==> flow/design.v <==
module sync_high (
    input wire clk,
    input wire n_rst,
    input wire async_in,
    output reg sync_out
);
reg meta;
always_ff @( posedge clk, negedge n_rst ) 
begin : RESET_HIGH_SYNCHRONIZER
    if(n_rst == 1'b0)
    begin
        meta <= 1'b1;
        sync_out <= 1'b1;
    end
    else
    begin
        meta <= async_in;
        sync_out <= meta;
    end
end
endmodule
module sync_low (
    input wire clk,
    input wire n_rst,
    input wire async_in,
    output reg sync_out
);
reg meta;
always_ff @( posedge clk, negedge n_rst ) 
begin : RESET_LOW_SYNCHRONIZER
    if(n_rst == 1'b0)
    begin
        meta <= 1'b0;
        sync_out <= 1'b0;
    end
    else
    begin
        meta <= async_in;
        sync_out <= meta;
    end
end
endmodule
module eop_detect
(
    input wire clk,
    input wire n_rst,
    input wire d_plus_sync,
    input wire d_minus_sync,
    input wire shift_enable,
    output reg eop
);
reg pmand;
reg nxt_eop;
always_comb begin: NXT_EOP
    if(shift_enable) begin
        nxt_eop = pmand;
    end
    else begin
        nxt_eop = eop;
    end
end
always_ff @(posedge clk, negedge n_rst) begin: REGISTER
    if(!n_rst) begin
        eop <= 1'b0;
    end
    else begin
        eop <= nxt_eop;
    end
end
assign pmand = ~(d_plus_sync | d_minus_sync);
endmodule
module decoder
(
    input wire clk,
    input wire n_rst,
    input wire d_plus_sync,
    input wire shift_enable,
    output reg d_orig
);
reg old_data;
reg new_data;
reg nxt_old;
reg nxt_new;
always_comb begin : NEXT_VALUE
    nxt_old = old_data;
    nxt_new = new_data;
    if(shift_enable) begin
       nxt_new = d_plus_sync;
       nxt_old = new_data; 
    end
end
always_ff @(posedge clk, negedge n_rst) begin
    if(!n_rst) begin
       new_data <= 1'b1;
       old_data <= 1'b1; 
    end
    else begin
        new_data <= nxt_new;
        old_data <= nxt_old; 
    end
end
assign d_orig = ~(new_data ^ old_data);
endmodule
module edge_detector
(
    input wire clk,
    input wire n_rst,
    input wire d_plus_sync,
    output reg d_edge
);
reg old_d_plus;
always_ff @(posedge clk, negedge n_rst) begin
    if(!n_rst) begin
        old_d_plus <= 1'b1;
    end
    else begin
        old_d_plus <= d_plus_sync;
    end
end
assign d_edge = (old_d_plus & (!d_plus_sync)) | ((!old_d_plus) & d_plus_sync);
endmodule
module flex_counter_rx #(
    NUM_CNT_BITS = 4
) (
    input reg clk,
    input reg n_rst,
    input reg clear,
    input reg count_enable,
    input reg [NUM_CNT_BITS-1:0] rollover_val,
    output reg [NUM_CNT_BITS-1:0] count_out,
    output reg rollover_flag
);
reg [NUM_CNT_BITS-1:0] next_output;
reg next_rollover_flag;
always_ff @(posedge clk, negedge n_rst) 
begin : OUTPUT
    if(n_rst == 0)  
    begin
        count_out <= 0;
        rollover_flag <= 0;
    end
    else
    begin
        count_out <= next_output;
        rollover_flag <= next_rollover_flag;
    end
end
always_comb 
begin : NEXT_STATE
    if(clear == 1)
    begin
      next_output = 0;
      next_rollover_flag = 0;
    end
    else if(count_enable == 1'b1)
    begin
        if(count_out == rollover_val)
        begin
            next_output = 1;
            next_rollover_flag = 0;
        end
        else if(count_out == rollover_val-1)
        begin
            next_output = count_out + 1;
            next_rollover_flag = 1;
        end
        else
        begin
            next_output = count_out + 1;
            next_rollover_flag = 0;
        end
    end
    else
    begin
        next_output = count_out;
        next_rollover_flag = rollover_flag;
    end
end
endmodule
module timer
(
    input wire clk,
    input wire n_rst,
    input wire d_edge,
    input wire disable_timer,
    output reg shift_enable,
    output reg byte_received
);
typedef enum logic [1:0] { STROBE_CLEAR, COUNT_TO_4, COUNT_TO_8 } statetype1;
typedef enum logic [2:0] { BYTE_IDLE, BYTE_CLEAR, BYTE_WAIT_ONE_BIT, BYTE_COUNT, BYTE_RESET } statetype2;
statetype1 state1;
statetype1 nxt_state1;
statetype2 state2;
statetype2 nxt_state2;
reg strobe_clear;
reg strobe_enable;
reg [3:0] strobe_rollovervalue;
reg [3:0] strobe_count;
reg shift_enable1;
reg byte_disable;
reg byte_enable;
reg byte_clear;
reg [3:0] byte_rollovervalue;
reg [3:0] byte_count;
always_comb begin: SHIFT_ENABLE_NEXT_STATE
    nxt_state1 = state1;
    case(state1)
        STROBE_CLEAR: begin
            nxt_state1 = COUNT_TO_4;
        end
        COUNT_TO_4: begin
            if(shift_enable)
                nxt_state1 = COUNT_TO_8;
        end
        COUNT_TO_8: begin
            if(d_edge)
                nxt_state1 = COUNT_TO_4;
        end
    endcase
end
always_ff @(posedge clk, negedge n_rst) begin: SHIFT_ENABLE_REGISTER
    if(!n_rst) begin
        state1 <= STROBE_CLEAR;
    end
    else begin
        state1 <= nxt_state1;
    end
end
always_comb begin:  SHIFT_ENABLE_OUTPUT_LOGIC
    strobe_clear = 1'b0;
    strobe_enable = 1'b0;
    strobe_rollovervalue = '0;
    case(state1)
        STROBE_CLEAR: begin
            strobe_clear = 1'b1;
        end
        COUNT_TO_4: begin
            strobe_enable = 1'b1;
            strobe_rollovervalue = 4'd1;
        end
        COUNT_TO_8: begin
            strobe_enable = 1'b1;
            strobe_rollovervalue = 4'd8;
        end
    endcase
    if(d_edge)
        strobe_clear = 1'b1;
end
flex_counter_rx
CORE1(
    .clk(clk),
    .n_rst(n_rst),
    .clear(strobe_clear),
    .count_enable(strobe_enable),
    .rollover_val(strobe_rollovervalue),
    .count_out(strobe_count),
    .rollover_flag(shift_enable1)
);
always_comb begin: SHIFT_ENABLE
    if(d_edge)
        shift_enable = 1'b0;
    else
        shift_enable = shift_enable1;
end
always_comb begin: BYTE_RECEIVED_NEXT_STATE
    nxt_state2 = state2;
    case(state2)
        BYTE_IDLE: begin
            if(d_edge)
                nxt_state2 = BYTE_CLEAR;
        end
        BYTE_CLEAR: begin
            nxt_state2 = BYTE_WAIT_ONE_BIT;
        end
        BYTE_WAIT_ONE_BIT: begin
            if(shift_enable)
                nxt_state2 = BYTE_COUNT;
        end
        BYTE_COUNT: begin
            if(disable_timer)
                nxt_state2 = BYTE_IDLE;
            else if(byte_received)
                nxt_state2 = BYTE_RESET;
        end
        BYTE_RESET: begin
            nxt_state2 = BYTE_COUNT;
        end
    endcase
end
always_ff @(posedge clk, negedge n_rst) begin: BYTE_RECEIVED_REGISTER
    if(!n_rst) begin
        state2 <= BYTE_IDLE;
    end
    else begin
        state2 <= nxt_state2;
    end
end
always_comb begin:  BYTE_RECEIVED_OUTPUT_LOGIC
    byte_disable = 1'b0;
    byte_clear = 1'b0;
    byte_rollovervalue = '0;
    case(state2)
        BYTE_IDLE: begin
            byte_disable = 1'b1;
        end
        BYTE_CLEAR: begin
            byte_clear = 1'b1;
        end
        BYTE_WAIT_ONE_BIT: begin
            byte_disable = 1'b1;
        end
        BYTE_COUNT: begin
            byte_rollovervalue = 4'd8;
        end
        BYTE_RESET: begin
            byte_clear = 1'b1;
        end
    endcase
end
always_comb begin: BYTE_TIMER_ENABLE_LOGIC
    byte_enable = 1'b0;
    if(byte_disable)
        byte_enable = 1'b0;
    else if(shift_enable)
        byte_enable = 1'b1;
end
flex_counter_rx
CORE2(
    .clk(clk),
    .n_rst(n_rst),
    .clear(byte_clear),
    .count_enable(byte_enable),
    .rollover_val(byte_rollovervalue),
    .count_out(byte_count),
    .rollover_flag(byte_received)
);
endmodule
module rcu
(
    input wire clk,
    input wire n_rst,
    input wire d_edge,
    input wire shift_enable,
    input wire byte_received,
    input wire [7:0] p_out,
    input wire [7:0] old_2_byte,
    input wire [7:0] new_2_byte,
    input wire eop,
    input wire done_2,
    input wire done_64,
    output reg disable_timer,
    output reg rcving,
    output reg flush,
    output reg r_error,
    output reg store_pid,
    output reg load_buf,
    output reg w_enable,
    output reg ready
);
typedef enum logic [4:0] { IDLE, EIDLE, RESET, READING_SYNC, CHECKING_SYNC, READ_PID, CHECKSTORE_PID,
                            READ_DATA, RECEIVED_DATA, STORE_DATA, WAIT_FOR_EOP, READ_ADRESS, RECEIVED_ADRESS,
                            ADRESS_DONE, ADRESS_CHECK, ADRESS_CORRECT, WAIT, EOP1, ERROR, ERROR_EOP1  
                            } statetype;
statetype state;
statetype nxt_state;
always_comb begin: NEXT_STATE
    nxt_state = state;
    case(state)
        IDLE: begin
            if(d_edge)
                nxt_state = RESET;
        end
        EIDLE: begin
            if(d_edge)
                nxt_state = RESET;
        end
        RESET: begin
            nxt_state = READING_SYNC;
        end
        READING_SYNC: begin
            if(byte_received)
                nxt_state = CHECKING_SYNC;
        end
        CHECKING_SYNC: begin
            if(p_out == 8'b10000000)
                nxt_state = READ_PID;
            else
                nxt_state = ERROR;
        end
        READ_PID: begin
            if(byte_received)
                nxt_state = CHECKSTORE_PID;
        end
        CHECKSTORE_PID: begin
            if((p_out == 8'b11010010) || (p_out == 8'b01011010) || (p_out == 8'b00011110))
                nxt_state = WAIT;
            else if((p_out == 8'b11100001) || (p_out == 8'b01101001))
                nxt_state = READ_ADRESS;
            else if((p_out == 8'b11000011) || (p_out == 8'b01001011))
                nxt_state = READ_DATA;
            else
                nxt_state = ERROR;
        end
        WAIT: begin
            if(eop && shift_enable)
                nxt_state = EOP1;
        end
        READ_ADRESS: begin
            if(byte_received)
                nxt_state = RECEIVED_ADRESS;
            else if(eop && shift_enable)
                nxt_state = ERROR_EOP1;
        end
        RECEIVED_ADRESS: begin
            nxt_state = ADRESS_DONE;
        end
        ADRESS_DONE: begin
            if(!done_2)
                nxt_state = READ_ADRESS;
            else
                nxt_state = ADRESS_CHECK;
        end
        ADRESS_CHECK: begin
            if((old_2_byte[6:0] == 7'b0000001) && ({new_2_byte[2:0], old_2_byte[7]} == 4'b0001))
                nxt_state = ADRESS_CORRECT;
            else
                nxt_state = ERROR;
        end
        ADRESS_CORRECT: begin
            if(eop && shift_enable)
                nxt_state = EOP1;
        end
        READ_DATA: begin
            if(byte_received)
                nxt_state = RECEIVED_DATA;
            else if(eop && shift_enable)
                nxt_state = ERROR_EOP1;
        end
        RECEIVED_DATA: begin
            if(!done_2)
                nxt_state = WAIT_FOR_EOP;
            else
                nxt_state = STORE_DATA;
        end
        STORE_DATA: begin
            if(!done_64)
                nxt_state = WAIT_FOR_EOP;
            else
                nxt_state = ERROR;
        end
        WAIT_FOR_EOP: begin
            if(!eop && shift_enable)
                nxt_state = READ_DATA;
            else if(eop && shift_enable && done_2)
                nxt_state = EOP1;
            else if(eop && shift_enable && !done_2)
                nxt_state = ERROR_EOP1;
        end
        EOP1: begin
            if(eop && shift_enable)
                nxt_state = IDLE;
        end
        ERROR: begin
            if(eop && shift_enable)
                nxt_state = ERROR_EOP1;
        end
        ERROR_EOP1: begin
            if(eop && shift_enable)
                nxt_state = EIDLE;
        end
    endcase
end
always_ff @(posedge clk, negedge n_rst) begin: STATE_REGISTER
    if(!n_rst)
        state <= IDLE;
    else
        state <= nxt_state;
end
always_comb begin: OUTPUT_LOGIC
    disable_timer = 1'b0;
    rcving = 1'b0;
    flush = 1'b0;
    r_error = 1'b0;
    store_pid = 1'b0;
    load_buf = 1'b0;
    w_enable = 1'b0;
    ready = 1'b0;
    case(state)
        IDLE: begin
            disable_timer = 1'b1;
        end
        EIDLE: begin
            r_error = 1'b1;
            disable_timer = 1'b1;
        end
        RESET: begin
            rcving = 1'b1;
            flush = 1'b1;
        end
        READING_SYNC: begin
            rcving = 1'b1;
        end
        CHECKING_SYNC: begin
            rcving = 1'b1;
        end
        READ_PID: begin
            rcving = 1'b1;
        end
        CHECKSTORE_PID: begin
            rcving = 1'b1;
            store_pid = 1'b1;
        end
        WAIT: begin
            rcving = 1'b1;
        end
        READ_ADRESS: begin
            rcving = 1'b1;
        end
        RECEIVED_ADRESS: begin
            rcving = 1'b1;
            load_buf = 1'b1;
        end
        ADRESS_DONE: begin
            rcving = 1'b1;
        end
        ADRESS_CHECK: begin
            rcving = 1'b1;
        end
        ADRESS_CORRECT: begin
            rcving = 1'b1;
        end
        READ_DATA: begin
            rcving = 1'b1;
        end
        RECEIVED_DATA: begin
            rcving = 1'b1;
            load_buf = 1'b1;
        end
        STORE_DATA: begin
            rcving = 1'b1;
            w_enable = 1'b1;
            ready = 1'b1;
        end
        WAIT_FOR_EOP: begin
            rcving = 1'b1;
        end
        ERROR: begin
            r_error = 1'b1;
            rcving = 1'b1;
        end
        ERROR_EOP1: begin
            r_error = 1'b1;
        end
    endcase
end
endmodule
module flex_stp_sr # (
    NUM_BITS = 4,
    SHIFT_MSB = 1
) (
    input wire clk,
    input wire n_rst,
    input wire shift_enable,
    input wire serial_in,
    output reg [NUM_BITS-1:0] parallel_out
);
reg [NUM_BITS-1:0] next_output;
always_ff @(posedge clk, negedge n_rst) 
begin : SHIFT_REG_FLIPFLOP
    if(n_rst == 0)
    begin
        parallel_out <= '1;
    end
    else
    begin
        parallel_out <= next_output;
    end
end
always_comb begin : NEXT_OUTPUT
    if(shift_enable)
    begin
        if(SHIFT_MSB)
        begin
            next_output = { parallel_out [NUM_BITS-2:0], serial_in};
        end
        else
        begin
            next_output = {serial_in,  parallel_out[NUM_BITS-1:1]};
        end
    end
    else
    begin
        next_output = parallel_out;
    end
end
endmodule
module stp_sr_8_lsb
(
  input wire clk,
  input wire n_rst,
  input wire d_orig,
  input wire shift_enable,
  output wire [7:0] p_out 
);
  flex_stp_sr #(
    .SHIFT_MSB(0),
    .NUM_BITS(8)
    )
  CORE(
    .clk(clk),
    .n_rst(n_rst),
    .serial_in(d_orig),
    .shift_enable(shift_enable),
    .parallel_out(p_out)
  );
endmodule
module rx_data_ready_reg
(
    input wire clk,
    input wire n_rst,
    input wire ready,
    input wire [6:0] buffer_occupancy,
    output reg rx_data_ready
);
typedef enum logic  { RIDLE, READY } statetype;
statetype nxt_state;
statetype state;
always_comb begin: NEXT_STATE_LOGIC
    nxt_state = state;
    case(state)
        RIDLE: begin
            if(ready)
                nxt_state = READY;
        end
        READY: begin
            if(buffer_occupancy == '0)
                nxt_state = RIDLE;
        end
    endcase
end
always_comb begin: OUTPUT_LOGIC
    rx_data_ready = 0;
    if(state == READY)
        rx_data_ready = 1;
end
always_ff @(posedge clk, negedge n_rst) begin : REGISTER
    if(!n_rst)
    begin
        state <= RIDLE;
    end
    else
    begin
        state <= nxt_state;
    end
end
endmodule
module rx_packet_reg
(
    input wire clk,
    input wire n_rst,
    input wire store_pid,
    input wire [7:0] p_out,
    output reg [3:0] rx_packet
);
reg [3:0] nxt_rx_packet;
always_comb begin : NXT_RX_PACKET
    nxt_rx_packet = rx_packet;
    if(store_pid) begin
        case (p_out)
        8'b11100001: begin  
            nxt_rx_packet = 4'b0001;
        end
        8'b01101001: begin  
            nxt_rx_packet = 4'b1001;
        end
        8'b11000011: begin  
            nxt_rx_packet = 4'b0011;
        end
        8'b01001011: begin  
            nxt_rx_packet = 4'b1011;
        end
        8'b11010010: begin  
            nxt_rx_packet = 4'b0010;
        end
        8'b01011010: begin  
            nxt_rx_packet = 4'b1010;
        end
        8'b00011110: begin  
            nxt_rx_packet = 4'b1110;
        end  
        endcase
    end
end
always_ff @(posedge clk, negedge n_rst) begin : REGISTER
    if(!n_rst)
    begin
        rx_packet <= '0;
    end
    else
    begin
        rx_packet <= nxt_rx_packet;
    end
end
endmodule
module store_2_byte_buffer
(
    input wire clk,
    input wire n_rst,
    input wire load_buf,
    input wire flush,
    input wire [7:0] p_out,
    output reg [7:0] new_2_byte,
    output reg [7:0] old_2_byte,
    output reg [7:0] rcv_data
);
reg [7:0] nxt_new_2_byte;
reg [7:0] nxt_old_2_byte;
reg [7:0] nxt_rcv_data;
always_comb begin: NXT_VALUE
    nxt_new_2_byte = new_2_byte;
    nxt_old_2_byte = old_2_byte;
    nxt_rcv_data = rcv_data;
    if(flush) begin
        nxt_new_2_byte = '0;
        nxt_old_2_byte = '0;
        nxt_rcv_data = '0;
    end
    else if(load_buf) begin
        nxt_new_2_byte = p_out;
        nxt_old_2_byte = new_2_byte;
        nxt_rcv_data = old_2_byte;
    end
end
always_ff @(posedge clk, negedge n_rst) begin: REGISTER
    if(!n_rst) begin
        new_2_byte <= '0;
        old_2_byte <= '0;
        rcv_data <= '0;
    end
    else begin
        new_2_byte <= nxt_new_2_byte;
        old_2_byte <= nxt_old_2_byte;
        rcv_data <= nxt_rcv_data;
    end
end
endmodule
module count_to_2
(
    input wire clk,
    input wire n_rst,
    input wire flush, 
    input wire load_buf,
    output reg done_2
);
reg [1:0] count;
reg [1:0] nxt_count;
always_comb begin: NEXT_COUNT
    nxt_count = count;
    if(flush)
        nxt_count = '0;
    else if(load_buf) begin
        if(count == 2'b10)
            nxt_count = count;
        else
            nxt_count = count + 1;
    end
end
always_ff @(posedge clk, negedge n_rst) begin: REGISTER
    if(!n_rst)
        count <= '0;
    else
        count <= nxt_count;
end
always_comb begin: OUTPUT_LOGIC
    if(count == 2'b10)
        done_2 = 1'b1;
    else
        done_2 = 1'b0;
end
endmodule
module count_to_64
(
    input wire clk,
    input wire n_rst,
    input wire flush,
    input wire w_enable,
    output reg done_64
);
reg [6:0] count;
reg [6:0] nxt_count;
always_comb begin: NEXT_COUNT
    nxt_count = count;
    if(flush)
        nxt_count = '0;
    else if(w_enable) begin
        if(count == 7'd64)
            nxt_count = count;
        else
            nxt_count = count + 1;
    end
end
always_ff @(posedge clk, negedge n_rst) begin: REGISTER
    if(!n_rst)
        count <= '0;
    else
        count <= nxt_count;
end
always_comb begin: OUTPUT_LOGIC
    if(count == 7'd64)
        done_64 = 1'b1;
    else
        done_64 = 1'b0;
end
endmodule
module rcv_block
(
    input wire clk,
    input wire n_rst,
    input wire d_plus,
    input wire d_minus,
    input wire [6:0] buffer_occupancy,
    output reg rx_error,
    output reg rx_transfer_active,
    output reg flush,
    output reg rx_data_ready,
    output reg [3:0] rx_packet,
    output reg w_enable,
    output reg [7:0] rcv_data
);
reg d_plus_sync;
reg d_minus_sync;
reg eop;
reg shift_enable;
reg byte_received;
reg d_orig;
reg d_edge;
reg disable_timer;
reg [7:0] p_out;
reg [7:0] new_2_byte;
reg [7:0] old_2_byte;
reg done_2;
reg done_64;
reg store_pid;
reg load_buf;
reg ready;
sync_high SYNC_HIGH(
    .clk(clk),
    .n_rst(n_rst),
    .async_in(d_plus),
    .sync_out(d_plus_sync)
);
sync_low SYNC_LOW(
    .clk(clk),
    .n_rst(n_rst),
    .async_in(d_minus),
    .sync_out(d_minus_sync)
);
eop_detect EOP_DETECTOR(
    .clk(clk),
    .n_rst(n_rst),
    .d_plus_sync(d_plus_sync),
    .d_minus_sync(d_minus_sync),
    .shift_enable(shift_enable),
    .eop(eop)
);
decoder DECODER(
    .clk(clk),
    .n_rst(n_rst),
    .d_plus_sync(d_plus_sync),
    .shift_enable(shift_enable),
    .d_orig(d_orig)
);
edge_detector EDGE_DETECTOR(
    .clk(clk),
    .n_rst(n_rst),
    .d_plus_sync(d_plus_sync),
    .d_edge(d_edge)
);
timer TIMER(
    .clk(clk),
    .n_rst(n_rst),
    .d_edge(d_edge),
    .disable_timer(disable_timer),
    .shift_enable(shift_enable),
    .byte_received(byte_received)
);
rcu RCU(
    .clk(clk),
    .n_rst(n_rst),
    .d_edge(d_edge),
    .shift_enable(shift_enable),
    .byte_received(byte_received),
    .p_out(p_out),
    .old_2_byte(old_2_byte),
    .new_2_byte(new_2_byte),
    .eop(eop),
    .done_2(done_2),
    .done_64(done_64),
    .disable_timer(disable_timer),
    .rcving(rx_transfer_active),
    .flush(flush),
    .r_error(rx_error),
    .store_pid(store_pid),
    .load_buf(load_buf),
    .w_enable(w_enable),
    .ready(ready)
);
stp_sr_8_lsb SHIFT_REGISTER(
    .clk(clk),
    .n_rst(n_rst),
    .d_orig(d_orig),
    .shift_enable(shift_enable),
    .p_out(p_out)
);
rx_data_ready_reg READY(
    .clk(clk),
    .n_rst(n_rst),
    .ready(ready),
    .buffer_occupancy(buffer_occupancy),
    .rx_data_ready(rx_data_ready)
);
rx_packet_reg PACKET(
    .clk(clk),
    .n_rst(n_rst),
    .store_pid(store_pid),
    .p_out(p_out),
    .rx_packet(rx_packet)
);
store_2_byte_buffer STORE_2_BYTE(
    .clk(clk),
    .n_rst(n_rst),
    .load_buf(load_buf),
    .flush(flush),
    .p_out(p_out),
    .new_2_byte(new_2_byte),
    .old_2_byte(old_2_byte),
    .rcv_data(rcv_data)
);
count_to_2 COUNT_TO_2(
    .clk(clk),
    .n_rst(n_rst),
    .flush(flush),
    .load_buf(load_buf),
    .done_2(done_2)
);
count_to_64 COUNT_TO_64(
    .clk(clk),
    .n_rst(n_rst),
    .flush(flush),
    .w_enable(w_enable),
    .done_64(done_64)
);
endmodule
module flex_counter #(
    parameter NUM_CNT_BITS = 4
)
(
    input logic clk,
    input logic n_rst,
    input logic clear,
    input logic count_enable,
    input logic [NUM_CNT_BITS - 1:0] rollover_val,
    output logic [NUM_CNT_BITS - 1:0] count_out,
    output logic rollover_flag
);
logic [NUM_CNT_BITS - 1:0] count_next;
logic rollover_flag_next;
always_ff @( posedge clk, negedge n_rst ) begin
    if (!n_rst) begin
        count_out <= '0;
        rollover_flag <= '0;
    end
    else begin
        count_out <= count_next;
        rollover_flag <= rollover_flag_next;
    end
end
always_comb begin
    if(clear) begin
        count_next = '0;
    end
    else if (count_enable) begin
        if (rollover_val == count_out) begin
            count_next = 4'b1;               
        end
        else begin
            count_next = count_out + 1;
        end
    end
    else begin
        count_next = count_out;
    end
    if (clear) begin
        rollover_flag_next = 0;
    end
    else if (rollover_val == count_next) begin
        rollover_flag_next = 1;  
    end          
    else begin
        rollover_flag_next = 0;
    end
end
endmodule
module flex_pts_sr #(
    parameter NUM_BITS = 4,
    parameter SHIFT_MSB = 1
) (
    input logic clk,
    input logic n_rst,
    input logic shift_enable,
    input logic load_enable,
    input logic [NUM_BITS - 1:0] parallel_in,
    output logic serial_out
);
    logic [NUM_BITS - 1:0] next_parallel_out;
    logic [NUM_BITS - 1:0] parallel_out;
    always_ff @( posedge clk, negedge n_rst ) begin
        if(!n_rst) begin
            parallel_out <= '1;
        end
        else begin
            parallel_out <= next_parallel_out;
        end
    end
    always_comb begin
        if (load_enable) begin
            next_parallel_out = parallel_in;
        end
        else if (shift_enable) begin
            if (SHIFT_MSB) begin
                next_parallel_out = {parallel_out[NUM_BITS - 2:0], 1'b1};
            end
            else begin
                next_parallel_out = {1'b1, parallel_out[NUM_BITS - 1:1]};
            end
        end
        else begin
            next_parallel_out = parallel_out;
        end
    end
    always_comb begin
        if(!n_rst) begin
            serial_out = '1;
        end
        else begin
            if (SHIFT_MSB) begin
                serial_out = parallel_out[NUM_BITS - 1];
            end
            else begin
                serial_out = parallel_out[0];
            end
        end
    end
endmodule
module pts_sr_8_lsb
(
  input logic clk,
  input logic n_rst,
  input logic strobe,
  input logic strobe_middle,
  input logic [7:0] d_par,
  input logic pts_load_enable,
  input logic pts_shift_enable,
  output logic d_orig 
);
  flex_pts_sr #(
    .NUM_BITS(8),
    .SHIFT_MSB(0)
  )
  CORE(
    .clk(clk),
    .n_rst(n_rst),
    .parallel_in(d_par),
    .load_enable(pts_load_enable),
    .shift_enable(strobe),
    .serial_out(d_orig)
  );
endmodule
module packet_selecter (
    input logic sync_start,
    input logic pid_start,
    input logic [7:0] tx_packet_data,
    input logic [3:0] tx_packet,
    input logic crc_start,
    output logic [7:0] d_par
);
always_comb begin : selecter
    d_par = tx_packet_data;
    if (pid_start) begin
        case (tx_packet)
            4'b0001: begin
                d_par = 8'b11100001;
            end
            4'b1001: begin
                d_par = 8'b01101001;
            end
            4'b0010: begin
                d_par = 8'b11010010;
            end
            4'b1010: begin
                d_par = 8'b01011010;
            end
            4'b1110: begin
                d_par = 8'b00011110;
            end
            4'b0011: begin
                d_par = 8'b11000011;
            end
        endcase
    end
    if (sync_start) begin
        d_par = 8'b10000000;
    end
    if (crc_start) begin
        d_par = 8'b00000000;
    end
end
endmodule
module encoder (
    input logic clk,
    input logic strobe_middle,
    input logic strobe,
    input logic n_rst,
    input logic d_orig,
    output logic d_encoded
);
logic next_d_encoded;
always_ff @( posedge clk, negedge n_rst ) begin
    if (!n_rst) begin
        d_encoded <= '1;
    end
    else begin
        d_encoded <= next_d_encoded;
    end
end
always_comb begin
    if(strobe_middle) begin
        if (d_orig) begin
            next_d_encoded = d_encoded;       
        end
        else begin
            next_d_encoded = !d_encoded;        
        end
    end
    else begin
        next_d_encoded = d_encoded;  
    end
end
endmodule
module d_plus_selecter (
    input logic d_encoded,
    input logic eop,
    input logic idle,
    output logic d_plus_out
);
always_comb begin
    if (eop) begin
        d_plus_out = 0;
    end
    else if (idle) begin
        d_plus_out = 1;
    end
    else begin
        d_plus_out = d_encoded;
    end
end
endmodule
module d_minus_selecter (
    input logic d_encoded,
    input logic eop,
    input logic idle,
    output logic d_minus_out
);
always_comb begin
    if (eop) begin
        d_minus_out = 0;
    end
    else if (idle) begin
        d_minus_out = 0;
    end
    else begin
        d_minus_out = !d_encoded;
    end
end
endmodule
module timer_transmit(
  input logic clk,
  input logic n_rst,
  input logic timer_enable,
  input logic timer_clear,
  input logic tx_transfer_active,
  output logic byte_transmitted,
  output logic strobe,
  output logic strobe_middle
);
logic rollover_flag_8;
logic rollover_flag_9;
logic timer1_enable;
logic timer2_enable;
logic timer_inner_clear;
logic [3:0] count_out_bit;
typedef enum bit [3:0] { IDLE, CT8_1, CT8_1_CLEAR, CT8_2, CT8_2_CLEAR, CT9, CT9_CLEAR } stateType;
stateType state;
stateType next_state;
always_ff @( posedge clk, negedge n_rst ) begin
    if (!n_rst) begin
        state <= IDLE;
    end
    else begin
        state <= next_state;
    end
end
assign byte_transmitted = (rollover_flag_8 || rollover_flag_9);
always_comb begin : NXT_LOGIC
    next_state = state;
      case (state)
          IDLE: begin
              next_state = CT8_1;
          end
          CT8_1: begin
              if (rollover_flag_8) begin
                  next_state = CT8_1_CLEAR;
              end
          end
          CT8_1_CLEAR: begin
            next_state = CT8_2;
          end
          CT8_2: begin
              if (rollover_flag_8) begin
                  next_state = CT8_2_CLEAR;
              end
          end
          CT8_2_CLEAR: begin
            next_state = CT9;
          end
          CT9: begin
              if (rollover_flag_9) begin
                  next_state = CT9_CLEAR;
              end
          end
          CT9_CLEAR: begin
            next_state = CT8_1;
          end
      endcase
end
always_comb begin : OUTPUT
  timer1_enable = 0;
  timer2_enable = 0;
  timer_inner_clear = 0;
  case (state)
      CT8_1: begin
          timer1_enable = 1;
      end
      CT8_1_CLEAR: begin
          timer_inner_clear = 1;
      end
      CT8_2: begin
          timer1_enable = 1;
      end
      CT8_2_CLEAR: begin
          timer_inner_clear = 1;
      end
      CT9: begin
          timer2_enable = 1;
      end
      CT9_CLEAR: begin
          timer_inner_clear = 1;
      end
  endcase
end
assign strobe_middle = tx_transfer_active ? (count_out_bit == 4'd4) : 0;
flex_counter #(
  .NUM_CNT_BITS(4)
) bit_counter_bit(
  .clk(clk),
  .n_rst(n_rst),
  .clear(timer_clear),
  .count_enable(timer1_enable || timer2_enable),
  .rollover_val(4'd8),
  .count_out(count_out_bit),
  .rollover_flag(strobe)
);
flex_counter #(
  .NUM_CNT_BITS(4)
) bit_counter_byte_8(
  .clk(clk),
  .n_rst(n_rst),
  .clear(timer_clear || timer_inner_clear),
  .count_enable(timer1_enable && strobe),
  .rollover_val(4'd8),
  .count_out(),
  .rollover_flag(rollover_flag_8)
);
flex_counter #(
  .NUM_CNT_BITS(4)
) bit_counter_byte_9(
  .clk(clk),
  .n_rst(n_rst),
  .clear(timer_clear || timer_inner_clear),
  .count_enable(timer2_enable && strobe),
  .rollover_val(4'd9),
  .count_out(),
  .rollover_flag(rollover_flag_9)
);
endmodule
module tmu (
    input logic clk,
    input logic n_rst,
    input logic strobe,
    input logic byte_transmitted,
    input logic [6:0] buffer_occupancy,
    input logic [3:0] tx_packet,
    output logic get_tx_packet_data,
    output logic tx_transfer_active,
    output logic tx_error,
    output logic timer_enable,
    output logic pid_start,
    output logic sync_start,
    output logic idle,
    output logic pts_load_enable,
    output logic pts_shift_enable,
    output logic timer_clear,
    output logic eop,
    output logic crc_start
);
    typedef enum bit [4:0] { IDLE, SYNC_load, SYNC, PID_load, PID, DATA_load, DATA, DATA_check, CRC_load_1, CRC_1, CRC_load_2, CRC_2, EOP_1, EOP_2, ERROR, IDLE_d_1, IDLE_d_2, IDLE_d_3} stateType;
    stateType state;
    stateType next_state;
    always_ff @( posedge clk, negedge n_rst ) begin
        if (!n_rst) begin
            state <= IDLE;
        end
        else begin
            state <= next_state;
        end
    end
    always_comb begin : NXT_LOGIC
    next_state = state;
        case (state)
            IDLE: begin
                if (tx_packet != 0) begin
                    if ((tx_packet == 4'b0011) && (!buffer_occupancy)) begin
                        next_state = ERROR;
                    end                    
                    else begin
                        next_state = SYNC_load; 
                    end 
                end
            end
            SYNC_load: begin
                next_state = SYNC;
            end
            SYNC: begin
                if (byte_transmitted) begin
                    next_state = PID_load;  
                end
            end
            PID_load: begin
                next_state = PID;
            end
            PID: begin
                if (byte_transmitted) begin
                    if ((tx_packet == 4'b0011) || (tx_packet == 4'b1011)) begin
                        next_state = DATA_load;
                    end
                    else if ((tx_packet == 4'b0001) || (tx_packet == 4'b1001)) begin
                        next_state = CRC_load_1;
                    end
                    else begin
                        next_state = EOP_1;
                    end
                end
            end
            DATA_load: begin
                next_state = DATA;
            end
            DATA: begin
                if (byte_transmitted) begin
                    next_state = DATA_check;
                end
            end
            DATA_check: begin
                if (buffer_occupancy) begin
                    next_state = DATA_load;
                end
                else begin
                    next_state = CRC_load_1;
                end
            end
            CRC_load_1: begin
                next_state = CRC_1;
            end
            CRC_1: begin
                if (byte_transmitted) begin
                    next_state = CRC_load_2;
                end
            end
            CRC_load_2: begin
                next_state = CRC_2;
            end
            CRC_2: begin
                if (byte_transmitted) begin
                    next_state = EOP_1;
                end
            end
            EOP_1: begin
                if (strobe) begin
                    next_state = EOP_2;
                end
            end
            EOP_2: begin
                if (strobe) begin
                    next_state = IDLE_d_1;
                end
            end
            IDLE_d_1: begin
                next_state = IDLE_d_2;
            end
            IDLE_d_2: begin
                next_state = IDLE_d_3;
            end
            IDLE_d_3: begin
                next_state = IDLE;
            end
            ERROR: begin
                if (byte_transmitted) begin
                    next_state = IDLE;
                end
            end
        endcase
    end
    always_comb begin : OUTPUT
        timer_enable = 0;
        timer_clear = 0;
        sync_start = 0;
        pid_start = 0;
        get_tx_packet_data = 0;
        tx_error = 0;
        eop = 0;
        tx_transfer_active = 0;
        pts_load_enable = 0;
        pts_shift_enable = 0;
        idle = 0;
        crc_start = 0;
        case (state)
            IDLE: begin
                timer_clear = 1;
                idle = 1;
            end
            SYNC_load: begin
                tx_transfer_active = 1;
                pts_load_enable = 1;
                sync_start = 1;
            end
            SYNC: begin
                timer_enable = 1;
                tx_transfer_active = 1;
                pts_shift_enable = 1;
            end
            PID_load: begin
                tx_transfer_active = 1;
                pts_load_enable = 1;
                pid_start = 1;
            end
            PID: begin
                timer_enable = 1;
                tx_transfer_active = 1;
                pts_shift_enable = 1;
            end
            DATA_load: begin
                tx_transfer_active = 1;
                pts_load_enable = 1;
            end
            DATA: begin
                tx_transfer_active = 1;
                pts_shift_enable = 1;
                timer_enable = 1;
            end
            DATA_check: begin
                get_tx_packet_data = 1;
                tx_transfer_active = 1;
            end
            CRC_load_1: begin
                tx_transfer_active = 1;
                pts_load_enable = 1;
                crc_start = 1;
            end
            CRC_1: begin
                timer_enable = 1;
                tx_transfer_active = 1;
                pts_shift_enable = 1;
            end
            CRC_load_2: begin
                tx_transfer_active = 1;
                pts_load_enable = 1;
                crc_start = 1;
            end
            CRC_2: begin
                timer_enable = 1;
                tx_transfer_active = 1;
                pts_shift_enable = 1;
            end
            EOP_1: begin
                eop = 1;
                tx_transfer_active = 1;
            end
            EOP_2: begin
                eop = 1;
                tx_transfer_active = 1;
            end
            ERROR: begin
                tx_error = 1;
                tx_transfer_active = 1;
                pts_load_enable = 1;
            end
            IDLE_d_1: begin
                idle = 1;
            end
            IDLE_d_2: begin
                idle = 1;
            end
            IDLE_d_3: begin
                idle = 1;
            end
        endcase
    end
endmodule
module usb_transmitter (
  input logic clk,
  input logic n_rst,
  input logic [6:0] buffer_occupancy,
  input logic [3:0] tx_packet,
  input logic [7:0] tx_packet_data,
  output logic get_tx_packet_data,
  output logic tx_transfer_active,
  output logic tx_error,
  output logic d_plus_out,
  output logic d_minus_out
);
  logic [7:0] d_par;
  logic d_orig;
  logic d_encoded;
  logic eop;
  logic timer_clear;
  logic timer_enable;
  logic byte_transmitted;
  logic strobe;
  logic sync_start;
  logic pid_start;
  logic idle;
  logic pts_load_enable;
  logic pts_shift_enable;
  logic crc_start;
  logic strobe_middle;
  packet_selecter packet_selecter (
    .sync_start(sync_start),
    .pid_start(pid_start),
    .tx_packet_data(tx_packet_data),
    .tx_packet(tx_packet),
    .d_par(d_par),
    .crc_start(crc_start)
  );
  pts_sr_8_lsb pts_sr_8_lsb (
    .clk(clk),
    .n_rst(n_rst),
    .strobe(strobe),
    .strobe_middle(strobe_middle),
    .pts_load_enable(pts_load_enable),
    .pts_shift_enable(pts_shift_enable),
    .d_par(d_par),
    .d_orig(d_orig)
  );
  encoder encoder (
    .clk(clk),
    .strobe(strobe),
    .strobe_middle(strobe_middle),
    .n_rst(n_rst),
    .d_orig(d_orig),
    .d_encoded(d_encoded)
  );
  d_plus_selecter d_plus_selecter (
    .eop(eop),
    .d_encoded(d_encoded),
    .d_plus_out(d_plus_out),
    .idle(idle)
  );
  d_minus_selecter d_minus_selecter (
    .eop(eop),
    .d_encoded(d_encoded),
    .d_minus_out(d_minus_out),
    .idle(idle)
  );
  timer_transmit timer(
    .clk(clk),
    .n_rst(n_rst),
    .timer_enable(timer_enable),
    .timer_clear(timer_clear),
    .tx_transfer_active(tx_transfer_active),
    .byte_transmitted(byte_transmitted),
    .strobe(strobe),
    .strobe_middle(strobe_middle)
  );
  tmu tmu(
    .clk(clk),
    .n_rst(n_rst),
    .byte_transmitted(byte_transmitted),
    .pts_load_enable(pts_load_enable),
    .pts_shift_enable(pts_shift_enable),
    .strobe(strobe),
    .buffer_occupancy(buffer_occupancy),
    .sync_start(sync_start),
    .pid_start(pid_start),
    .timer_enable(timer_enable),
    .timer_clear(timer_clear),
    .get_tx_packet_data(get_tx_packet_data),
    .tx_transfer_active(tx_transfer_active),
    .tx_error(tx_error),
    .eop(eop),
    .tx_packet(tx_packet),
    .idle(idle),
    .crc_start(crc_start)
  );
endmodule
module get_ptr_controller (
    input logic clk,
    input logic n_rst,
    input logic clr,
    input logic get_rx_data,
    input logic get_tx_packet_data,
    input logic [6:0] buffer_occupancy,
    output logic [6:0] get_ptr
);
    logic [6:0] next_get_ptr;
    always_ff @( posedge clk, negedge n_rst ) begin
        if (!n_rst) begin
            get_ptr <= 0;
        end
        else begin
            get_ptr <= next_get_ptr;
        end
    end
    always_comb begin
        if (clr) begin
            next_get_ptr = 0;
        end
        else if ((get_rx_data || get_tx_packet_data) && (get_ptr < 64) && (buffer_occupancy)) begin
            next_get_ptr = get_ptr + 1;
        end
        else begin
            next_get_ptr = get_ptr;
        end
    end
endmodule
module store_ptr_controller (
    input logic clk,
    input logic n_rst,
    input logic clr,
    input logic store_rx_packet_data,
    input logic store_tx_data,
    input logic [6:0] buffer_occupancy,
    output logic [6:0] store_ptr
);
    logic [6:0] next_store_ptr;
    always_ff @( posedge clk, negedge n_rst ) begin
        if (!n_rst) begin
            store_ptr <= 0;
        end
        else begin
            store_ptr <= next_store_ptr;
        end
    end
    always_comb begin
        if (clr) begin
            next_store_ptr = 0;
        end
        else if ((store_tx_data || store_rx_packet_data) && (store_ptr < 64)) begin
            next_store_ptr = store_ptr + 1;
        end
        else begin
            next_store_ptr = store_ptr;
        end
    end
endmodule
module fifo_ram (
    input logic clk,
    input logic n_rst,
    input logic [7:0] tx_data,
    input logic [7:0] rx_packet_data,
    input logic [6:0] store_ptr,
    input logic [6:0] get_ptr,
    input logic store_rx_packet_data,
    input logic store_tx_data,
    output logic [6:0] buffer_occupancy,
    output logic [7:0] tx_packet_data,
    output logic [7:0] rx_data
);
logic [7:0] FIFO_reg [63:0];
logic [7:0] next_FIFO_reg [63:0];
logic [6:0] buffer_count;
genvar i;
generate
    for (i = 0; i < 64; i++)
        always_ff @( posedge clk, negedge n_rst ) begin
            if (!n_rst) begin
                FIFO_reg[i] <= 0;
            end
            else begin
                FIFO_reg[i] <= next_FIFO_reg[i];
            end 
        end
endgenerate
generate
    for(i = 0; i< 64; i++)
        always_comb begin
            if ((store_rx_packet_data || store_tx_data) && (store_ptr[5:0] == i)) begin
                if (store_tx_data) begin
                    next_FIFO_reg[i] = tx_data;
                end
                else begin
                    next_FIFO_reg[i] = rx_packet_data;
                end
            end
            else begin
                next_FIFO_reg[i] = FIFO_reg[i];
            end
        end
endgenerate
always_comb begin
    rx_data = FIFO_reg[get_ptr[5:0]];
    tx_packet_data = FIFO_reg[get_ptr[5:0]];
    buffer_count = store_ptr - get_ptr;
    if (buffer_count == 64 || buffer_count == -64) begin
        buffer_occupancy = 64;
    end
    else begin
        buffer_occupancy = buffer_count % 64;
    end
end
endmodule
module buffer (
    input logic clk,
    input logic n_rst,
    input logic store_tx_data,
    input logic store_rx_packet_data,
    input logic get_rx_data,
    input logic get_tx_packet_data,
    input logic [7:0] tx_data,
    input logic [7:0] rx_packet_data,
    input logic clear,
    input logic flush,
    output logic [6:0] buffer_occupancy,
    output logic [7:0] rx_data,
    output logic [7:0] tx_packet_data
);
logic [6:0] store_ptr;
logic [6:0] get_ptr;
logic clr;
assign clr = (flush || clear);
store_ptr_controller store_ptr_controller (
    .clk(clk),
    .n_rst(n_rst),
    .clr(clr),
    .store_rx_packet_data(store_rx_packet_data),
    .store_tx_data(store_tx_data),
    .store_ptr(store_ptr),
    .buffer_occupancy(buffer_occupancy)
);
get_ptr_controller get_ptr_controller (
    .clk(clk),
    .n_rst(n_rst),
    .clr(clr),
    .get_rx_data(get_rx_data),
    .get_tx_packet_data(get_tx_packet_data),
    .get_ptr(get_ptr),
    .buffer_occupancy(buffer_occupancy)
);
fifo_ram fifo_ram (
    .clk(clk),
    .n_rst(n_rst),
    .tx_data(tx_data),
    .rx_packet_data(rx_packet_data),
    .store_ptr(store_ptr),
    .get_ptr(get_ptr),
    .store_rx_packet_data(store_rx_packet_data),
    .store_tx_data(store_tx_data),
    .buffer_occupancy(buffer_occupancy),
    .tx_packet_data(tx_packet_data),
    .rx_data(rx_data)
);
endmodule
module ahb_slave
(
  input logic clk,
  input logic n_rst,
  input  logic hsel,
  input  logic [3:0] haddr,
  input  logic [1:0] htrans,
  input  logic [1:0] hsize,
  input  logic hwrite,
  input  logic [31:0] hwdata,
  output logic [31:0] hrdata,
  output logic hresp,
  output logic hready,
  input  logic [3:0] rx_packet,
  input  logic rx_data_ready,
  input  logic rx_transfer_active,
  input  logic rx_error,
  output logic dmode,
  input  logic [6:0] buffer_occupancy,
  input  logic [7:0] rx_data,
  output logic get_rx_data,
  output logic store_tx_data,
  output logic [7:0] tx_data,
  output logic clear,
  output logic [3:0] tx_packet,
  input logic tx_transfer_active,
  input logic tx_error
);
  localparam OUT   = 4'b0001;  
  localparam IN    = 4'b1001;  
  localparam DATA0 = 4'b0011;  
  localparam DATA1 = 4'b1011;  
  localparam ACK   = 4'b0010;  
  localparam NAK   = 4'b1010;  
  localparam STALL = 4'b1110;  
  logic [13:0] [7:0] slavedata, next_slavedata;
  logic [31:0] next_hrdata;
  logic [3:0]  next_haddr;
  logic [3:0] next_address;
  logic [3:0] addr;
  logic next_hwrite;
  logic next_hsize;
  logic read, write;
  logic next_read, next_write;
  typedef enum {DATA_IDLE, READ, DATA_WRITE, BYTE1, BYTE2, BYTE3, BYTE4} stateTYPE;
  stateTYPE data_state, next_data_state;
  typedef enum {IDLE, WRITE, CHECK, CLEAR} state;
  state tx_state, next_state_tx;
  state flush_state, next_state_flush;
  assign hready = (hresp) ? 1'b0: 1'b1;
  always_comb begin : D_MODE
    dmode = 1'b0;
    if (rx_transfer_active) begin
      dmode = 1'b1;
    end
  end
  always_comb begin : FLUSH_BUFFER_CONTROL_REGISTER
      next_state_flush = flush_state;
      case (flush_state)
          IDLE: begin
            if (haddr == 13 && hwrite && hsel && !hresp) begin 
              next_state_flush = WRITE;
            end
          end
          WRITE: begin
            next_state_flush = CHECK;
          end
          CHECK: begin
            if (buffer_occupancy == '0) begin
              next_state_flush = CLEAR;
            end
          end
          CLEAR: begin 
            next_state_flush = IDLE;
          end
      endcase
  end
  assign clear = slavedata[13][0];
  always_comb begin : TX_PACKET_CONTROL_REGISTER
      next_state_tx = tx_state;
      case (tx_state)
          IDLE  : if (hsel && hwrite && !hresp && haddr == 12) next_state_tx = WRITE;
          WRITE : if (tx_transfer_active) next_state_tx = CHECK;
          CHECK: if (!tx_transfer_active) next_state_tx = CLEAR;
          CLEAR : next_state_tx = IDLE;
      endcase
  end
  always_comb begin : TX_PACKET_OUTPUT
    tx_packet = 0;
    if(slavedata[12] == 1) begin  
      tx_packet = DATA0;
    end else if(slavedata[12] == 2) begin
      tx_packet = ACK;
    end else if(slavedata[12] == 3) begin
      tx_packet = NAK;
    end else if(slavedata[12] == 4) begin
      tx_packet = STALL; 
    end else begin
      tx_packet = '0;
    end
  end
    always_comb begin : DB_STATE
      next_data_state = data_state;
      next_read = read;
      next_write = write;
      case (data_state)
        DATA_IDLE : begin 
          if (next_slavedata[10][0]) begin
            next_data_state = READ;
          end else if (!hresp && hsel && hwrite && (next_address == 0)) begin
            next_data_state = DATA_WRITE;
          end
        end
        DATA_WRITE : begin
          next_data_state = BYTE1;
          next_write = 1;
        end
        READ  : begin
          next_data_state = BYTE1;
          next_read = 1;
        end
        BYTE1 : begin 
            next_data_state = (slavedata[11][0]) ? DATA_IDLE:BYTE2;
            next_read = (slavedata[11][0])? 0:read;
            next_write = (slavedata[11][0])? 0:write;
        end
        BYTE2 : begin 
            next_data_state = (slavedata[11][1]) ? DATA_IDLE:BYTE3;
            next_read = (slavedata[11][1])? 0:read;
            next_write = (slavedata[11][1])? 0:write;
        end
        BYTE3 : next_data_state = BYTE4;
        BYTE4 : begin 
            next_data_state = DATA_IDLE;
            next_read = 0;
            next_write = 0;
        end
        default: next_data_state = DATA_IDLE;
      endcase
    end
  always_comb begin : WRITE_DATA_OUTPUT
    tx_data       = '0;
    store_tx_data = '0;
    if (write)
      store_tx_data = 1'b1;
    if(write) begin
      case (data_state)
        BYTE1 : tx_data = slavedata[0];
        BYTE2 : tx_data = slavedata[1];
        BYTE3 : tx_data = slavedata[2];
        BYTE4 : tx_data = slavedata[3];
      endcase
    end
  end
  assign get_rx_data = read;
  always_comb begin : ADDRESS_MAPPING
    hresp = 0;
    next_address = addr;
    if (hsel) begin
      if ((hwrite && (haddr < 10) && (haddr > 3)) || (haddr > 13) || (hsize == 3))  
        hresp = 1; 
      else
        case (hsize)
          2'd0 : next_address = haddr;  
          2'd1 : next_address = haddr & ~2'd1;  
          2'd2 : next_address = haddr & ~2'd3;  
        endcase
    end
  end
  always_comb begin : RECEIVE_DATA  
    next_hrdata = hrdata;
    if (hsel && !hwrite && !hresp) begin  
      if ((!hwrite && next_hwrite) && (next_haddr == haddr))  
        next_hrdata = hwdata;  
      else begin
        case (hsize)
          0: begin  
            case (haddr[1:0])
              2'd0: next_hrdata = {24'd0, slavedata[next_address]};
              2'd1: next_hrdata = {16'd0, slavedata[next_address],  8'd0};
              2'd2: next_hrdata = { 8'd0, slavedata[next_address], 16'd0};
              2'd3: next_hrdata = {slavedata[next_address], 24'd0};
            endcase
          end 
          1: begin  
            case (haddr[1:0])
              2'd0, 2'd1: next_hrdata = {16'd0, slavedata[next_address + 4'd1], slavedata[next_address]};
              2'd2, 2'd3: next_hrdata = {slavedata[next_address + 4'd1], slavedata[next_address], 16'd0};
            endcase
          end
          2: begin
          next_hrdata = {(next_address < 4'd12) ? slavedata[next_address + 4'd3] : 8'h00,
                         (next_address < 4'd12) ? slavedata[next_address + 4'd2] : 8'h00,
                         slavedata[next_address + 4'd1], slavedata[next_address]};  
          end
        endcase
      end
    end
  end
  always_comb begin : WRITE_FROM_AHB
    next_slavedata[8]  = {1'b0,buffer_occupancy};  
    next_slavedata[13:9] = slavedata[13:9];  
    if (tx_state == CLEAR) begin 
      next_slavedata[12] = '0; 
    end
    if (flush_state == CLEAR) begin
      next_slavedata[13] = '0;  
    end
    next_slavedata[7:6] = '0;  
    if (rx_error) begin
      next_slavedata[6] = 1;
    end
    if (tx_error) begin
      next_slavedata[7] = 1;
    end
    next_slavedata[5:4] = '0;  
    if (rx_transfer_active) begin
      next_slavedata[5][0] = 1'b1;
    end
    if (tx_transfer_active) begin
      next_slavedata[5][1] = 1'b1;
    end
    if (rx_data_ready) begin
      next_slavedata[4][0] = 1'b1;
    end
    case (rx_packet)
      IN: begin
        next_slavedata[4][1] = 1'b1;
      end
      OUT: begin
        next_slavedata[4][2] = 1'b1;
      end
      ACK: begin
        next_slavedata[4][3] = 1'b1;
      end
      NAK: begin
        next_slavedata[4][4] = 1'b1;
      end
    endcase
  next_slavedata[3:0]= slavedata[3:0];  
    if(write)begin
      case (data_state)
        DATA_WRITE, BYTE1, BYTE2, BYTE3: next_slavedata[9] = 8'h1;
        BYTE4: next_slavedata[9] = 8'h0;
      endcase
    end
    if (data_state == DATA_WRITE)
      next_slavedata[3:0] = hwdata;
    if(read) begin
    case (data_state)
      BYTE1 : begin
        next_slavedata[0] = rx_data;
        if (slavedata[11][0]) begin
          next_slavedata[10] = '0;
        end
      end
      BYTE2 : 
      begin
        next_slavedata[1] = rx_data;
        if (slavedata[11][1]) begin
          next_slavedata[10] = '0;
        end
      end
      BYTE3 : next_slavedata[2] = rx_data;
      BYTE4 : 
        begin 
          next_slavedata[3] = rx_data;
          next_slavedata[10] = '0;
        end
    endcase
    end
    if (hsel && (htrans != 2'b00)) begin
      case (hsize)
        0 : next_slavedata[11] = 1;
        1 : next_slavedata[11] = 2;
        2 : next_slavedata[11] = 4;
      endcase
    end
    if (hsel & next_hwrite && (addr > 9)) begin  
      case (next_hsize)
        0: begin
          case (addr[1:0])
            2'd0 : next_slavedata[addr] = hwdata[7:0];
            2'd1 : next_slavedata[addr] = hwdata[15:8];
            2'd2 : next_slavedata[addr] = hwdata[23:16];
            2'd3 : next_slavedata[addr] = hwdata[31:24];
          endcase
        end 
        1: begin
          case (addr[1:0])
            2'd0, 2'd1: begin
              if (addr < 4'd13) next_slavedata[addr + 4'd1] = hwdata[15:8];
              next_slavedata[addr] = hwdata[7:0];
            end
            2'd2: begin
              next_slavedata[addr + 4'd1] = hwdata[31:24];
              next_slavedata[addr] = hwdata[23:16];
            end
          endcase
        end
        2: begin
          {next_slavedata[addr+3],next_slavedata[addr+2],next_slavedata[addr+1],next_slavedata[addr]} = hwdata;
        end
      endcase
    end
  end
  always_ff @( posedge clk, negedge n_rst ) begin : FLIP_FLOPS_FOR_ALL
      if (!n_rst) begin
        tx_state <= IDLE;
        flush_state <= IDLE;
        data_state <= DATA_IDLE;
        slavedata <= '0;
        read  <= '0;
        write <= '0;
        addr <= '0;
        hrdata <= '0;
        next_haddr  <= '0;
        next_hwrite <= '0;
        next_hsize <= '0;
      end else begin
        data_state <= next_data_state;
        tx_state <= next_state_tx;
        flush_state <= next_state_flush;
        slavedata <= next_slavedata;
        read  <= next_read;
        write <= next_write;
        addr <= next_address;
        hrdata <= next_hrdata;
        next_haddr  <= haddr;
        next_hwrite <= hwrite;
        next_hsize <= hsize;
      end
  end
endmodule
module usb_top_level(
    input logic clk,
    input logic n_rst,
    input logic hsel,
    input logic [3:0] haddr,
    input logic [1:0] htrans,
    input logic  [1:0] hsize,
    input logic hwrite,
    input logic [31:0] hwdata,
    output logic [31:0] hrdata,
    output logic hresp,
    output logic hready,
    output logic d_mode,
    input logic d_plus_in,
    input logic d_minus_in,
    output logic d_plus_out,
    output logic d_minus_out,
    output logic [6:0] buffer_occupancy,
    output logic get_rx_data,
    output logic [3:0] tx_packet,
    output logic tx_transfer_active
);
logic [3:0] rx_packet;
logic rx_data_ready;
logic rx_transfer_active;
logic rx_error;
logic store_rx_packet_data;
logic [7:0] rx_packet_data;
logic flush;
logic [7:0] rx_data;
logic store_tx_data;
logic [7:0] tx_data;
logic clear;
logic tx_error;
logic get_tx_packet_data;
logic [7:0] tx_packet_data;
ahb_slave AHB_SLAVE(
    .clk(clk),
    .n_rst(n_rst),
    .hsel(hsel),
    .hwrite(hwrite),
    .hsize(hsize),
    .haddr(haddr),
    .htrans(htrans),
    .hwdata(hwdata),
    .hrdata(hrdata),
    .hresp(hresp),
    .hready(hready),
    .dmode(d_mode),
    .rx_packet(rx_packet),
    .rx_data_ready(rx_data_ready),
    .rx_transfer_active(rx_transfer_active),
    .rx_error(rx_error),
    .buffer_occupancy(buffer_occupancy),
    .rx_data(rx_data),
    .get_rx_data(get_rx_data),
    .store_tx_data(store_tx_data),
    .tx_data(tx_data),
    .clear(clear),
    .tx_packet(tx_packet),
    .tx_transfer_active(tx_transfer_active),
    .tx_error(tx_error)
);
buffer BUFFER(
    .clk(clk),
    .n_rst(n_rst),
    .store_tx_data(store_tx_data),
    .store_rx_packet_data(store_rx_packet_data),
    .get_rx_data(get_rx_data),
    .get_tx_packet_data(get_tx_packet_data),
    .tx_data(tx_data),
    .rx_packet_data(rx_packet_data),
    .clear(clear),
    .flush(flush),
    .buffer_occupancy(buffer_occupancy),
    .rx_data(rx_data),
    .tx_packet_data(tx_packet_data)
);
usb_transmitter TRANSMITTER(
    .clk(clk),
    .n_rst(n_rst),
    .buffer_occupancy(buffer_occupancy),
    .tx_packet(tx_packet),
    .tx_packet_data(tx_packet_data),
    .get_tx_packet_data(get_tx_packet_data),
    .tx_transfer_active(tx_transfer_active),
    .tx_error(tx_error),
    .d_plus_out(d_plus_out),
    .d_minus_out(d_minus_out)
);
rcv_block RECEIVER(
    .clk(clk),
    .n_rst(n_rst),
    .d_plus(d_plus_in),
    .d_minus(d_minus_in),
    .buffer_occupancy(buffer_occupancy),
    .rx_error(rx_error),
    .rx_transfer_active(rx_transfer_active),
    .flush(flush),
    .rx_data_ready(rx_data_ready),
    .rx_packet(rx_packet),
    .w_enable(store_rx_packet_data),
    .rcv_data(rx_packet_data)
);
endmodule
==> Tool chain data of usb_top_level <==
Tool output for the design above, in the order of the flow.
Line numbers count from 1 in the design file above.
{ "inputs": {"top": "usb_top_level", "clock": "clk", "library": "sky130hd", "pvt_corner": "tt_025C_1v80"} }

==> Word level <==
Source: Yosys, flattened and elaborated. Widths are those after wreduce. Registers that Yosys merges into a memory's read port (data or address) are not register bits. Print and check cells do not count. Equal cells are merged and count once.
Memory sizes are those after Yosys's memory passes, which may raise the word count (mostly to a power of two), join words into wider ones and drop unused or constant bits.
{ "classes": {"n_shift": 4, "reduce_and_logical": 178, "n_eq": 297, "addsub": 16, "cmp": 8, "n_logic": 11, "n_mux": 304} }
{ "ops": {"columns": ["operator", "n"], "rows": [
  ["two-way mux 8 bit", 138],
  ["case mux 8 bit (select 64 bit)", 1],
  ["case mux 112 bit (select 4 bit)", 1],
  ["case mux 112 bit (select 2 bit)", 2],
  ["equality test 6 bit with constant B", 64],
  ["case mux 32 bit (select 4 bit)", 3],
  ["indexed select 112 x 32 -> 8 bit", 3],
  ["two-way mux 32 bit", 10],
  ["two-way mux 112 bit", 2],
  ["equality test 32 x 2 -> 1 bit with constant B", 6],
  ["equality test 6 x 5 -> 1 bit with constant B", 32],
  ["case mux 5 bit (select 18 bit)", 2],
  ["equality test 29 x 4 -> 1 bit with constant B", 6],
  ["logical NOT 32 bit", 5],
  ["case mux 32 bit (select 5 bit)", 1],
  ["two-way mux 5 bit", 27],
  ["equality test 29 x 3 -> 1 bit with constant B", 4],
  ["indexed select 112 x 8 -> 8 bit", 1],
  ["two-way mux 4 bit", 28],
  ["equality test 32 x 1 -> 1 bit with constant B", 3],
  ["equality test 32 x 3 -> 1 bit with constant B", 3],
  ["equality test 6 x 4 -> 1 bit with constant B", 16],
  ["case mux 32 bit (select 3 bit)", 1],
  ["logical AND 1 bit", 91],
  ["equality test 5 x 4 -> 1 bit with constant B", 16],
  ["equality test 4 x 32 -> 1 bit", 2],
  ["case mux 32 bit (select 2 bit)", 1],
  ["equality test 29 x 2 -> 1 bit with constant B", 2]
]} }
Other operator kinds: 88; their cells: 347.
{ "word_totals": {"rom_bits": 640, "out_inout_bits": 50, "reg_bits": 885, "elab_cells": 930, "inputBits": 46, "memories": 2} }
{ "memory_table": {"columns": ["name", "words", "width", "rd", "write_ports", "line_no", "rtl"], "rows": [
  ["(name not given)", 32, 12, 1, 0, 1445, "case (state)"],
  ["(name not given)", 32, 8, 1, 0, 488, "case(state)"]
]} }

==> Logic depth <==
Yosys ltp: most cells in a row. Word level: on the elaborated netlist, between registers, memories and ports. Mapped: between sequential cells and ports; inverters and the memories' decode and read muxes count.
{ "logic_depth": {"word_depth": 14, "abc_area": 0, "depth_mapped": 14, "depth_no_buf": 12} }

==> Netlist <==
Yosys stat after the flow's synthesis: flattened, memories mapped to cells. It holds for the ABC_AREA given above (unset counts as 0); a run with the other value may have another netlist.
{ "mapped": {"yosys_area_mm2": 0.0407103, "stdcells": 4650, "ff_cells": 809, "seqArea_mm2": 0.0202782, "buf_cells": 372} }
{ "by_type": {"columns": ["type", "n", "type_area_um2"], "rows": [
  ["sky130_fd_sc_hd__dfrtp_1", 782, 1.96E+04],
  ["sky130_fd_sc_hd__a21oi_1", 548, 2742.63],
  ["sky130_fd_sc_hd__nand3_1", 487, 2.44E+03],
  ["sky130_fd_sc_hd__nor2_1", 554, 2.08E+03],
  ["sky130_fd_sc_hd__nand2_1", 472, 1.77E+03],
  ["sky130_fd_sc_hd__o21ai_0", 282, 1.41E+03],
  ["sky130_fd_sc_hd__mux2i_1", 117, 1.17E+03],
  ["sky130_fd_sc_hd__clkbuf_1", 302, 1.13E+03],
  ["sky130_fd_sc_hd__nand4_1", 131, 819.536],
  ["sky130_fd_sc_hd__dfstp_2", 27, 709.43],
  ["sky130_fd_sc_hd__mux2_2", 35, 394.128],
  ["sky130_fd_sc_hd__a211oi_1", 51, 382.867],
  ["sky130_fd_sc_hd__ha_1", 29, 362.848],
  ["sky130_fd_sc_hd__a32oi_1", 38, 332.819],
  ["sky130_fd_sc_hd__nor3_1", 57, 285.274],
  ["sky130_fd_sc_hd__inv_1", 75, 281.52],
  ["sky130_fd_sc_hd__a22oi_1", 36, 270.259],
  ["sky130_fd_sc_hd__nor4_1", 37, 231.472]
]} }
Not listed: further types 76, cells in them 590.
By module: a second synthesis without flattening, with its own total; a netlist apart from the flattened one above.
{ "unflattened": {"cells_unflattened": 4424, "area_unflattened_mm2": 0.0416212} }
Rows give one instance, submodules left out.
{ "modules": {"columns": ["module", "instances", "cells", "area_mm2", "seq_area_mm2"], "rows": [
  ["fifo_ram", 1, 2313, 0.0220912, 0.0128123],
  ["ahb_slave", 1, 1239, 0.0113221, 0.0042829],
  ["flex_counter #(NUM_CNT_BITS=4)", 3, 51, 0.0004166, 0.0001251],
  ["rcu", 1, 143, 0.0010335, 0.0001251],
  ["store_2_byte_buffer", 1, 77, 0.0009897, 0.0006006],
  ["flex_counter_rx", 2, 41, 0.0003791, 0.0001251],
  ["tmu", 1, 89, 0.0006256, 0.0001251],
  ["count_to_64", 1, 45, 0.0004317, 0.0001752],
  ["get_ptr_controller", 1, 38, 0.0003904, 0.0001752],
  ["flex_pts_sr", 1, 35, 0.0003829, 0.0002102],
  ["store_ptr_controller", 1, 33, 0.0003503, 0.0001752],
  ["flex_stp_sr", 1, 17, 0.0003416, 0.0002102],
  ["timer", 1, 30, 0.0003278, 0.0002027],
  ["rx_packet_reg", 1, 28, 0.0003028, 0.0001001]
]} }
Further modules, not shown: 18.

==> Worst setup path after synthesis <==
OpenSTA on the mapped netlist: ideal clock, no wires. The path of least setup slack (recovery checks aside). Input and output delay are each 20% of the period. Register names are those of the netlist, which keeps one name where synthesis merged equal registers.
{ "synth_timing": {"kind": "reg2out", "from": "register BUFFER.store_ptr_controller.store_ptr[0]", "to": "output port buffer_occupancy[1]", "delay_ns": 2.812, "t_first_pin_ns": 0.000, "n_path_buf": 0, "required_time_ns": 8.000, "output_delay_ns": 2.000, "t_arrival_ns": 2.812, "slack_ns": 5.188, "tclk_ns": 10.0, "stages": 11, "period_less_setup_slack_ns": 4.812} }
"delay_ns" is the arrival time less input delay plus setup time.
At an output port there is no setup time.
"stages": output pins that drive a net of the path, with the launching flip-flop's if there is one; two outputs of one cell count as two.
"period_less_setup_slack_ns" = period - worst setup slack (recovery checks aside). The figure is calculated, with input and output delays left at 20% of the set period.
Between the ends stands the longest chain of elaborated cells between them, by number of cells; it is not shown to be the way that was timed. Of several equally long chains one is given.
Each line given opens the expression or statement behind the cell; cells for indexed reads and writes are added by Yosys, which also makes memories of some case tables.
{ "synth_via": {"path_cell_list": "sky130_fd_sc_hd__dfrtp_1 -> sky130_fd_sc_hd__inv_1 -> sky130_fd_sc_hd__ha_1 -> sky130_fd_sc_hd__inv_1 -> sky130_fd_sc_hd__fa_1 -> sky130_fd_sc_hd__a21o_1 -> sky130_fd_sc_hd__a21oi_1 -> sky130_fd_sc_hd__xnor2_1 -> sky130_fd_sc_hd__nor4_1 -> sky130_fd_sc_hd__nor3b_1 -> sky130_fd_sc_hd__nor2b_1", "elab_chain_len": 3, "cells_between": 3, "lines_between": 2, "classes_between": "1 x add/sub; 1 x eq/ne; 1 x mux"} }
{ "synth_rtl": {"columns": ["element", "line_no", "rtl"], "rows": [
  ["start: declaration", 1661, "output logic [6:0] store_ptr"],
  ["start: assignment", 1666, "store_ptr <= 0;"],
  ["start: assignment", 1669, "store_ptr <= next_store_ptr;"],
  ["subtractor 7 bit", 1731, "buffer_count = store_ptr - get_ptr;"],
  ["equality test 7 bit", 1732, "if (buffer_count == 64 || buffer_count == -64) begin"],
  ["two-way mux 7 bit", 1732, null],
  ["end: declaration", 2142, "output logic [6:0] buffer_occupancy,"]
]} }
Some nets on the timed path still bear RTL names; the line given drives or declares the net.
{ "synth_named_nets": {"columns": ["signal", "line_no"], "rows": [
  ["buffer_occupancy[4]", 1732],
  ["buffer_occupancy[6]", 1732]
]} }

==> Path in the finished layout <==
From the final timing report of record 2: the path of least setup slack in the routed layout; clock arrival at registers is part of the times.
{ "layout_timing": {"kind": "reg2out", "from": "register BUFFER.get_ptr_controller.get_ptr[2]", "to": "output port buffer_occupancy[6]", "slack_ns": 3.44, "t_arrival_ns": 4.56, "n_path_buf": 2, "stages": 11, "tclk_ns": 10.0, "required_time_ns": 8.00, "t_first_pin_ns": 0.67, "output_delay_ns": 2.00} }
Between the ends stands the longest chain of elaborated cells between them, by number of cells; it is not shown to be the way that was timed. Of several equally long chains one is given.
{ "layout_via": {"path_cell_list": "sky130_fd_sc_hd__dfrtp_1 -> sky130_fd_sc_hd__buf_4 -> sky130_fd_sc_hd__clkinv_1 -> sky130_fd_sc_hd__ha_1 -> sky130_fd_sc_hd__o21ai_0 -> sky130_fd_sc_hd__a21boi_0 -> sky130_fd_sc_hd__o21ai_0 -> sky130_fd_sc_hd__a21boi_0 -> sky130_fd_sc_hd__nor2_1 -> sky130_fd_sc_hd__nor3b_1 -> sky130_fd_sc_hd__clkdlybuf4s50_1", "elab_chain_len": 3, "cells_between": 3, "lines_between": 2, "classes_between": "1 x add/sub; 1 x eq/ne; 1 x mux"} }
{ "layout_rtl": {"columns": ["element", "line_no", "rtl"], "rows": [
  ["start: declaration", 1631, "output logic [6:0] get_ptr"],
  ["start: assignment", 1636, "get_ptr <= 0;"],
  ["start: assignment", 1639, "get_ptr <= next_get_ptr;"],
  ["subtractor 7 bit", 1731, "buffer_count = store_ptr - get_ptr;"],
  ["equality test 7 bit", 1732, "if (buffer_count == 64 || buffer_count == -64) begin"],
  ["two-way mux 7 bit", 1732, null],
  ["end: declaration", 2142, "output logic [6:0] buffer_occupancy,"]
]} }

==> runs of usb_top_level <==
3 stored runs of usb_top_level in the flow (synthesis by Yosys, layout by OpenROAD, sky130hd cells), in arbitrary order. Constraints: input delay and output delay 20% of the set period each, output load 0.01 pF.
"clock_period_reached_ns" means the clock period less the worst setup slack. The figure is calculated, with input and output delays left at 20% of the set period.
"worstPathTime_ns" = time allowed to the worst setup path (clock period - input delay - output delay, where it has them) - its slack; a late launch clock adds to it, a late capture clock takes from it.
By "totalPower_mw" is meant OpenSTA's value without simulated activity: inputs other than the clock are taken to toggle once in ten clock periods, and the tool carries that through the logic.
[
  {
    "run": "record 1",
    "settings": { "CORE_ASPECT_RATIO": 1.6, "CORE_MARGIN": 3, "CORE_UTILIZATION": 66, "GPL_TIMING_DRIVEN": 0, "MAX_ROUTING_LAYER": "met4", "MIN_ROUTING_LAYER": "met1", "PLACE_DENSITY_LB_ADDON": 0.17, "SETUP_SLACK_MARGIN": -0.07, "TNS_END_PERCENT": 40, "period_ns": 8.27, "CAP_MARGIN": 20, "SLEW_MARGIN": 20 },
    "outcome": "no results, routing failed with GRT-0116"
  },
  {
    "run": "record 2",
    "settings": { "CORE_UTILIZATION": 45, "period_ns": 10.0, "CAP_MARGIN": 20, "CORE_MARGIN": 2, "SLEW_MARGIN": 20 },
    "results": { "design.die.area_mm2": 0.0928878, "timing.setup.ws_ns": 3.437, "synth_area_mm2": 0.0407103, "finalCellArea_mm2": 0.0458953, "post_route_util_pct": 51.1, "total_negative_slack_ns": 0.000, "worstPathTime_ns": 4.56, "worstPathKind": "reg2out", "clock_period_reached_ns": 6.563, "totalPower_mw": 10.124, "holdWs_ns": 0.346 }
  },
  {
    "run": "record 3",
    "settings": { "ABC_AREA": 1, "CELL_PAD_IN_SITES_DETAIL_PLACEMENT": 1, "CELL_PAD_IN_SITES_GLOBAL_PLACEMENT": 0, "CORE_UTILIZATION": 39, "CTS_CLUSTER_DIAMETER": 385, "GPL_ROUTABILITY_DRIVEN": 0, "GPL_TIMING_DRIVEN": 0, "MAX_ROUTING_LAYER": "met4", "MIN_ROUTING_LAYER": "met2", "PLACE_DENSITY": 0.93, "TNS_END_PERCENT": 35, "period_ns": 5.41, "CAP_MARGIN": 20, "CORE_MARGIN": 2, "SLEW_MARGIN": 20 },
    "outcome": "no results, routing failed with GRT-0116"
  }
]
